==> flow/design.v <==
`timescale 1ns / 1ps
module axi_to_apb_bridge (
    input  logic        clk,
    input  logic        rst_n,
    input  logic [31:0] awaddr,
    input  logic        awvalid,
    output logic        awready,
    input  logic [31:0] wdata,
    input  logic        wvalid,
    output logic        wready,
    output logic        bvalid,
    input  logic        bready,
    output logic        PSEL,
    output logic        PENABLE,
    output logic        PWRITE,
    output logic [31:0] PADDR,
    output logic [31:0] PWDATA
);
    typedef enum logic [2:0] {IDLE, SETUP, ACCESS, WAIT_DONE} state_t;
    state_t state;
    logic [31:0] addr_reg;
    int burst_cnt;
    localparam int burst_len = 4;
    always_ff @(posedge clk or negedge rst_n) begin
        if (!rst_n) begin
            state     <= IDLE;
            awready   <= 0;
            wready    <= 0;
            bvalid    <= 0;
            PSEL      <= 0;
            PENABLE   <= 0;
            PWRITE    <= 0;
            PADDR     <= 0;
            PWDATA    <= 0;
            addr_reg  <= 0;
            burst_cnt <= 0;
        end else begin
            case (state)
                IDLE: begin
                    if (awvalid) begin
                        awready <= 1;
                    end
                    if (awvalid && awready) begin
                        addr_reg  <= awaddr;
                        burst_cnt <= 0;
                        awready   <= 0;
                        state     <= SETUP;
                    end
                end
                SETUP: begin
                    if (wvalid) begin
                        wready  <= 1;
                        PADDR   <= addr_reg;
                        PWDATA  <= wdata;
                        PWRITE  <= 1;
                        PSEL    <= 1;
                        state   <= ACCESS;
                    end
                end
                ACCESS: begin
                    wready  <= 0;
                    PENABLE <= 1;
                    state   <= WAIT_DONE;
                end
                WAIT_DONE: begin
                    PENABLE <= 0;
                    PSEL    <= 0;
                    PWRITE  <= 0;
                    burst_cnt <= burst_cnt + 1;
                    addr_reg  <= addr_reg + 4;
                    if (burst_cnt == burst_len - 1) begin
                        bvalid <= 1;
                        state  <= IDLE;
                    end else begin
                        state <= SETUP;
                    end
                end
            endcase
            if (bvalid && bready) begin
                bvalid <= 0;
                awready <= 1;
                burst_cnt  <= 0;
            end
        end
    end
endmodule
# Tool chain data of axi_to_apb_bridge

What the tools print for axi_to_apb_bridge, step after step.
Lines are those of the file above, counted from 1.
Cell names lack the library's common part.
A cell with -- has no value.

Top: axi_to_apb_bridge
Clock port: clk
Cell library: sky130hd
Corner: tt_025C_1v80

# After elaboration

Source: Yosys, flattened and elaborated, memories not mapped. Widths are those after wreduce. Registers that Yosys merges into a memory's read port (data or address) are not register bits. Print and check cells do not count. Equal cells are merged and count once.

Reduce/logical cells: 21
Equal/unequal tests: 7
Muxes and demuxes: 20
Add/sub/neg operators: 2

Operators by type and width:

| operator                                              | count |
| parallel mux 32 bit (select 2 bit)                    | 2 |
| 2-to-1 mux 32 bit                                     | 3 |
| adder 32 x 2 -> 32 bit (second input constant)        | 1 |
| adder 32 x 3 -> 32 bit (second input constant)        | 1 |
| equality test 32 x 3 -> 1 bit (second input constant) | 1 |
| AND reduction 2 bit                                   | 7 |
| nonzero test 2 bit                                    | 7 |
| parallel mux 3 bit (select 4 bit)                     | 1 |
| 2-to-1 mux 1 bit                                      | 9 |
| equality test 3 x 2 -> 1 bit (second input constant)  | 2 |
| nonzero test 3 bit                                    | 2 |
| 2-to-1 mux 3 bit                                      | 2 |
| parallel mux 1 bit (select 2 bit)                     | 3 |
| inequality test 2 bit (second input constant)         | 2 |
| nonzero test 4 bit                                    | 1 |
| equality test 3 x 1 -> 1 bit (second input constant)  | 1 |
| inequality test 3 bit (second input constant)         | 1 |
| zero test 3 bit                                       | 1 |
| AND reduction 3 bit                                   | 1 |
| logical AND 1 bit                                     | 2 |

Bits in registers: 136

# Logic depth

Longest topological path by Yosys (ltp), each cell counted once; first at word level (registers and memories cut), then after technology mapping (sequential cells cut; the memories' decode and read muxes count).

Word-level depth: 4
ABC_AREA: 1
Mapped depth: 10
Mapped depth without buffers: 10

# After synthesis

The flow's flattened synthesis, as Yosys stat reports it; memories are mapped. The netlist is that of the ABC_AREA named above (0 if unset); the other value can give another one.

Sequential area: 3429.5 sq um
Flip-flops: 137
Cell area after synthesis: 7245.7 sq um
Cells in the netlist: 1018

Cell types:

| type     | count | area in all (sq um) |
| dfrtp_1  | 136   | 3.4E+03 |
| nand2_1  | 387   | 1.45E+03 |
| nor2_1   | 136   | 510.49 |
| o21ai_0  | 75    | 375.36 |
| nand3_1  | 69    | 345.331 |
| inv_1    | 86    | 322.81 |
| a21oi_1  | 25    | 125.12 |
| nor2_4   | 10    | 112.608 |
| nand2_2  | 8     | 50.048 |
| buf_2    | 9     | 45.043 |
| clkbuf_1 | 12    | 45.043 |
| nor3_1   | 9     | 45.043 |
| nor2_2   | 6     | 37.536 |
| nand2_4  | 3     | 33.782 |
| nand4_1  | 5     | 31.28 |
| o22ai_1  | 5     | 31.28 |
| buf_4    | 4     | 30.029 |
| dfstp_2  | 1     | 26.275 |

Not listed: further types 17, cells in them 32.

# Path before layout

Source: OpenSTA report_checks on the synthesized netlist (no wires, ideal clock, input and output delay 20% of the period each), path of least setup slack; recovery checks are left aside. Register names are those of the netlist, which keeps one name where synthesis merged equal registers.

Kind: input to register
Start point: in bready
End point: reg burst_cnt[21]
Driving pins on the path: 8
Required time: 4924 ps
Library setup time: 76 ps
Launch time at the first pin: 1000 ps
Data arrival time: 1763 ps
Clock period: 5000 ps
Delay of the path: 839 ps
Path buffers: 1
Setup slack: 3161 ps
Input delay: 1000 ps
Synthesis period reached: 1839 ps

"delay of the path" = arrival - input delay + setup time.
"driving pins on the path" counts driving pins, that of a launching flip-flop among them; a cell with two outputs on the path counts twice.
"synthesis period reached" is the clock period less the worst setup slack; recovery checks do not enter. This is arithmetic on one report: input and output delays are still those of the set period (20% each).
The rows between start and end are the longest chain of elaborated cells between them; the timing report does not say that the signal goes this way. Where chains are equally long, one stands for them.
A line is the first line of the expression or statement that the cell stems from. Yosys adds cells for indexed reads and writes and turns some case tables into memories.
At most two assigning lines are given for a register; there are more.

Cell sequence: nand2_2 > inv_2 > nor2_2 > nand2_2 > inv_2 > buf_4 > nand3_1 > o21ai_1
Length of the longest elaborated chain: 3
Elaborated cells on any way between the ends: 5
RTL lines with such cells: 1
Classes of those cells: eq/ne (1); mux (1); reduce/logical (3)

RTL lines, path post-synthesis:

| element             | line | source |
| start, declared     | 12   | `input  logic        bready,` |
| logical AND 1 bit   | 79   | `if (bvalid && bready) begin` |
| nonzero test 3 bit  | --   |  |
| AND reduction 2 bit | --   |  |
| end, assigned       | 69   | `burst_cnt <= burst_cnt + 1;` |
| end, assigned       | 82   | `burst_cnt  <= 0;` |
| end, declared       | 22   | `int burst_cnt;` |

# Worst path after layout

Path of least setup slack in the final report of flow run B (OpenROAD, finished layout, wires in). Where an end is a register, its clock arrival counts in the times.
The report prints the path's times to 10 ps; the period is as set.

Kind: register to register
Start point: reg state
End point: reg burst_cnt[11]
Data arrival time: 3180 ps
Clock period: 5000 ps
Launch time at the first pin: 430 ps
Path buffers: 0
Driving pins on the path: 7
Library setup time: 70 ps
Required time: 5360 ps
Setup slack: 2180 ps

An end named without its bit number is one bit of that signal or, where synthesis recoded a state register, one of its new flip-flops.
The rows between start and end are the longest chain of elaborated cells between them; the timing report does not say that the signal goes this way. Where chains are equally long, one stands for them.
At most two assigning lines are given for a register; there are more.

Cell sequence: dfrtp_2 > inv_1 > nand2_1 > nand2_1 > inv_1 > nand2_1 > a21oi_1
Length of the longest elaborated chain: 3
Elaborated cells on any way between the ends: 7
RTL lines with such cells: 2
Classes of those cells: eq/ne (2); mux (2); reduce/logical (3)

RTL lines, path post-layout:

| element                            | line | source |
| start, declared                    | 20   | `state_t state;` |
| start, assigned                    | 26   | `state     <= IDLE;` |
| start, assigned                    | 47   | `state     <= SETUP;` |
| equality test 3 x 2 -> 1 bit       | 38   | `case (state)` |
| parallel mux 32 bit (select 2 bit) | 38   |  |
| 2-to-1 mux 32 bit                  | 79   | `if (bvalid && bready) begin` |
| end, assigned                      | 69   | `burst_cnt <= burst_cnt + 1;` |
| end, assigned                      | 82   | `burst_cnt  <= 0;` |
| end, declared                      | 22   | `int burst_cnt;` |

==> runs of axi_to_apb_bridge <==
Module axi_to_apb_bridge, platform sky130hd: 4 stored runs of the flow (Yosys, OpenROAD) with differing settings, in no particular order. Input and output delays are each 20% of the period that was set; the output load is 0.01 pF.
"period reached": clock period set for the run, less the worst setup slack. It is reckoned from that one timing run; input and output delays stay at 20% of the period that was set.
"critical path time": the worst setup path's part of the clock period (all of it between registers, 20% less for each end at a port) less its slack. A launch clock that arrives late makes it longer, a capture clock that arrives late makes it shorter.
"power consumption": no workload was simulated; the value follows from the tool's default switching activity.
"critical path time" is given in steps of 10 ps.

## Flow run A

==> flow/run.sh <==
#!/bin/bash
# the make line also repeats the synthesis and layout settings of config.mk as NAME=value (left out here)
make -C /OpenROAD-flow-scripts/flow DESIGN_CONFIG=/design/flow/config.mk WORK_HOME=/design/flow/orfs CLKGATE_MAP_FILE= finish
==> flow/config.mk <==
export PLATFORM = sky130hd
export DESIGN_NAME = axi_to_apb_bridge
export DESIGN_NICKNAME = axi_to_apb_bridge
export VERILOG_FILES = /design/flow/design.v
export SDC_FILE = /design/flow/constraint.sdc
export NUM_CORES = 4
export LEC_CHECK = 0
export CAP_MARGIN = 20
export CELL_PAD_IN_SITES_DETAIL_PLACEMENT = 1
export CORE_ASPECT_RATIO = 1.67
export CORE_MARGIN = 2
export CORE_UTILIZATION = 71
export CTS_CLUSTER_DIAMETER = 333
export MAX_ROUTING_LAYER = met4
export MIN_ROUTING_LAYER = met1
export PLACE_DENSITY_LB_ADDON = 0.11
export SETUP_SLACK_MARGIN = 0.61
export SLEW_MARGIN = 20
export TNS_END_PERCENT = 20
==> flow/constraint.sdc <==
create_clock -name core_clock -period 2.18 [get_ports {clk}]
set_input_delay 0.4360 -clock core_clock [delete_from_list [all_inputs] [get_ports {clk}]]
set_output_delay 0.4360 -clock core_clock [all_outputs]
set_load 0.01 [all_outputs]

Flow run A: not finished: placement ended with error DPL-0033

## Flow run B

==> flow/run.sh <==
#!/bin/bash
# the make line also repeats the synthesis and layout settings of config.mk as NAME=value (left out here)
make -C /OpenROAD-flow-scripts/flow DESIGN_CONFIG=/design/flow/config.mk WORK_HOME=/design/flow/orfs CLKGATE_MAP_FILE= finish
==> flow/config.mk <==
export PLATFORM = sky130hd
export DESIGN_NAME = axi_to_apb_bridge
export DESIGN_NICKNAME = axi_to_apb_bridge
export VERILOG_FILES = /design/flow/design.v
export SDC_FILE = /design/flow/constraint.sdc
export NUM_CORES = 4
export LEC_CHECK = 0
export ABC_AREA = 1
export CAP_MARGIN = 20
export CORE_MARGIN = 5
export CORE_UTILIZATION = 40
export CTS_CLUSTER_DIAMETER = 342
export HOLD_SLACK_MARGIN = -0.04
export SETUP_SLACK_MARGIN = 1.08
export SLEW_MARGIN = 20
==> flow/constraint.sdc <==
create_clock -name core_clock -period 5.0 [get_ports {clk}]
set_input_delay 1.0000 -clock core_clock [delete_from_list [all_inputs] [get_ports {clk}]]
set_output_delay 1.0000 -clock core_clock [all_outputs]
set_load 0.01 [all_outputs]

| result of flow run B | value |
|---|---|
| chip area in the Yosys report | 7245.7 sq um |
| area inside the die boundary | 20906.3 sq um |
| std-cell area (final layout) | 9394.0 sq um |
| utilization in the final report | 0.525 |
| worst setup slack after layout | 2181 ps |
| total negative slack on setup checks | 0 ps |
| final worst hold slack | 413 ps |
| power consumption | 4.861 mW |
| period reached | 2819 ps |
| critical path time | 2820 ps |
| critical path kind | register to register |

## Flow run C

==> flow/run.sh <==
#!/bin/bash
# the make line also repeats the synthesis and layout settings of config.mk as NAME=value (left out here)
make -C /OpenROAD-flow-scripts/flow DESIGN_CONFIG=/design/flow/config.mk WORK_HOME=/design/flow/orfs CLKGATE_MAP_FILE= finish
==> flow/config.mk <==
export PLATFORM = sky130hd
export DESIGN_NAME = axi_to_apb_bridge
export DESIGN_NICKNAME = axi_to_apb_bridge
export VERILOG_FILES = /design/flow/design.v
export SDC_FILE = /design/flow/constraint.sdc
export NUM_CORES = 4
export LEC_CHECK = 0
export CAP_MARGIN = 20
export CELL_PAD_IN_SITES_GLOBAL_PLACEMENT = 0
export CORE_ASPECT_RATIO = 0.6
export CORE_MARGIN = 2
export CORE_UTILIZATION = 33
export GPL_ROUTABILITY_DRIVEN = 0
export GPL_TIMING_DRIVEN = 1
export MIN_ROUTING_LAYER = met1
export PLACE_DENSITY_LB_ADDON = 0.25
export SETUP_SLACK_MARGIN = 0.01
export SLEW_MARGIN = 20
==> flow/constraint.sdc <==
create_clock -name core_clock -period 5.67 [get_ports {clk}]
set_input_delay 1.1340 -clock core_clock [delete_from_list [all_inputs] [get_ports {clk}]]
set_output_delay 1.1340 -clock core_clock [all_outputs]
set_load 0.01 [all_outputs]

| result of flow run C | value |
|---|---|
| chip area in the Yosys report | 6831.6 sq um |
| area inside the die boundary | 21906.6 sq um |
| std-cell area (final layout) | 9012.4 sq um |
| utilization in the final report | 0.447 |
| worst setup slack after layout | 2243 ps |
| total negative slack on setup checks | 0 ps |
| final worst hold slack | 422 ps |
| power consumption | 4.566 mW |
| period reached | 3427 ps |
| critical path time | 2290 ps |
| critical path kind | input to register |

## Flow run D

==> flow/run.sh <==
#!/bin/bash
# the make line also repeats the synthesis and layout settings of config.mk as NAME=value (left out here)
make -C /OpenROAD-flow-scripts/flow DESIGN_CONFIG=/design/flow/config.mk WORK_HOME=/design/flow/orfs CLKGATE_MAP_FILE= finish
==> flow/config.mk <==
export PLATFORM = sky130hd
export DESIGN_NAME = axi_to_apb_bridge
export DESIGN_NICKNAME = axi_to_apb_bridge
export VERILOG_FILES = /design/flow/design.v
export SDC_FILE = /design/flow/constraint.sdc
export NUM_CORES = 4
export LEC_CHECK = 0
export ABC_AREA = 0
export CAP_MARGIN = 0
export CELL_PAD_IN_SITES_DETAIL_PLACEMENT = 1
export CORE_MARGIN = 2
export CORE_UTILIZATION = 61
export CTS_CLUSTER_SIZE = 68
export GPL_ROUTABILITY_DRIVEN = 1
export GPL_TIMING_DRIVEN = 0
export HOLD_SLACK_MARGIN = 0.28
export MAX_ROUTING_LAYER = met4
export MIN_ROUTING_LAYER = met2
export SLEW_MARGIN = 5
==> flow/constraint.sdc <==
create_clock -name core_clock -period 4.02 [get_ports {clk}]
set_input_delay 0.8040 -clock core_clock [delete_from_list [all_inputs] [get_ports {clk}]]
set_output_delay 0.8040 -clock core_clock [all_outputs]
set_load 0.01 [all_outputs]

Flow run D: not finished: placement ended with error DPL-0033
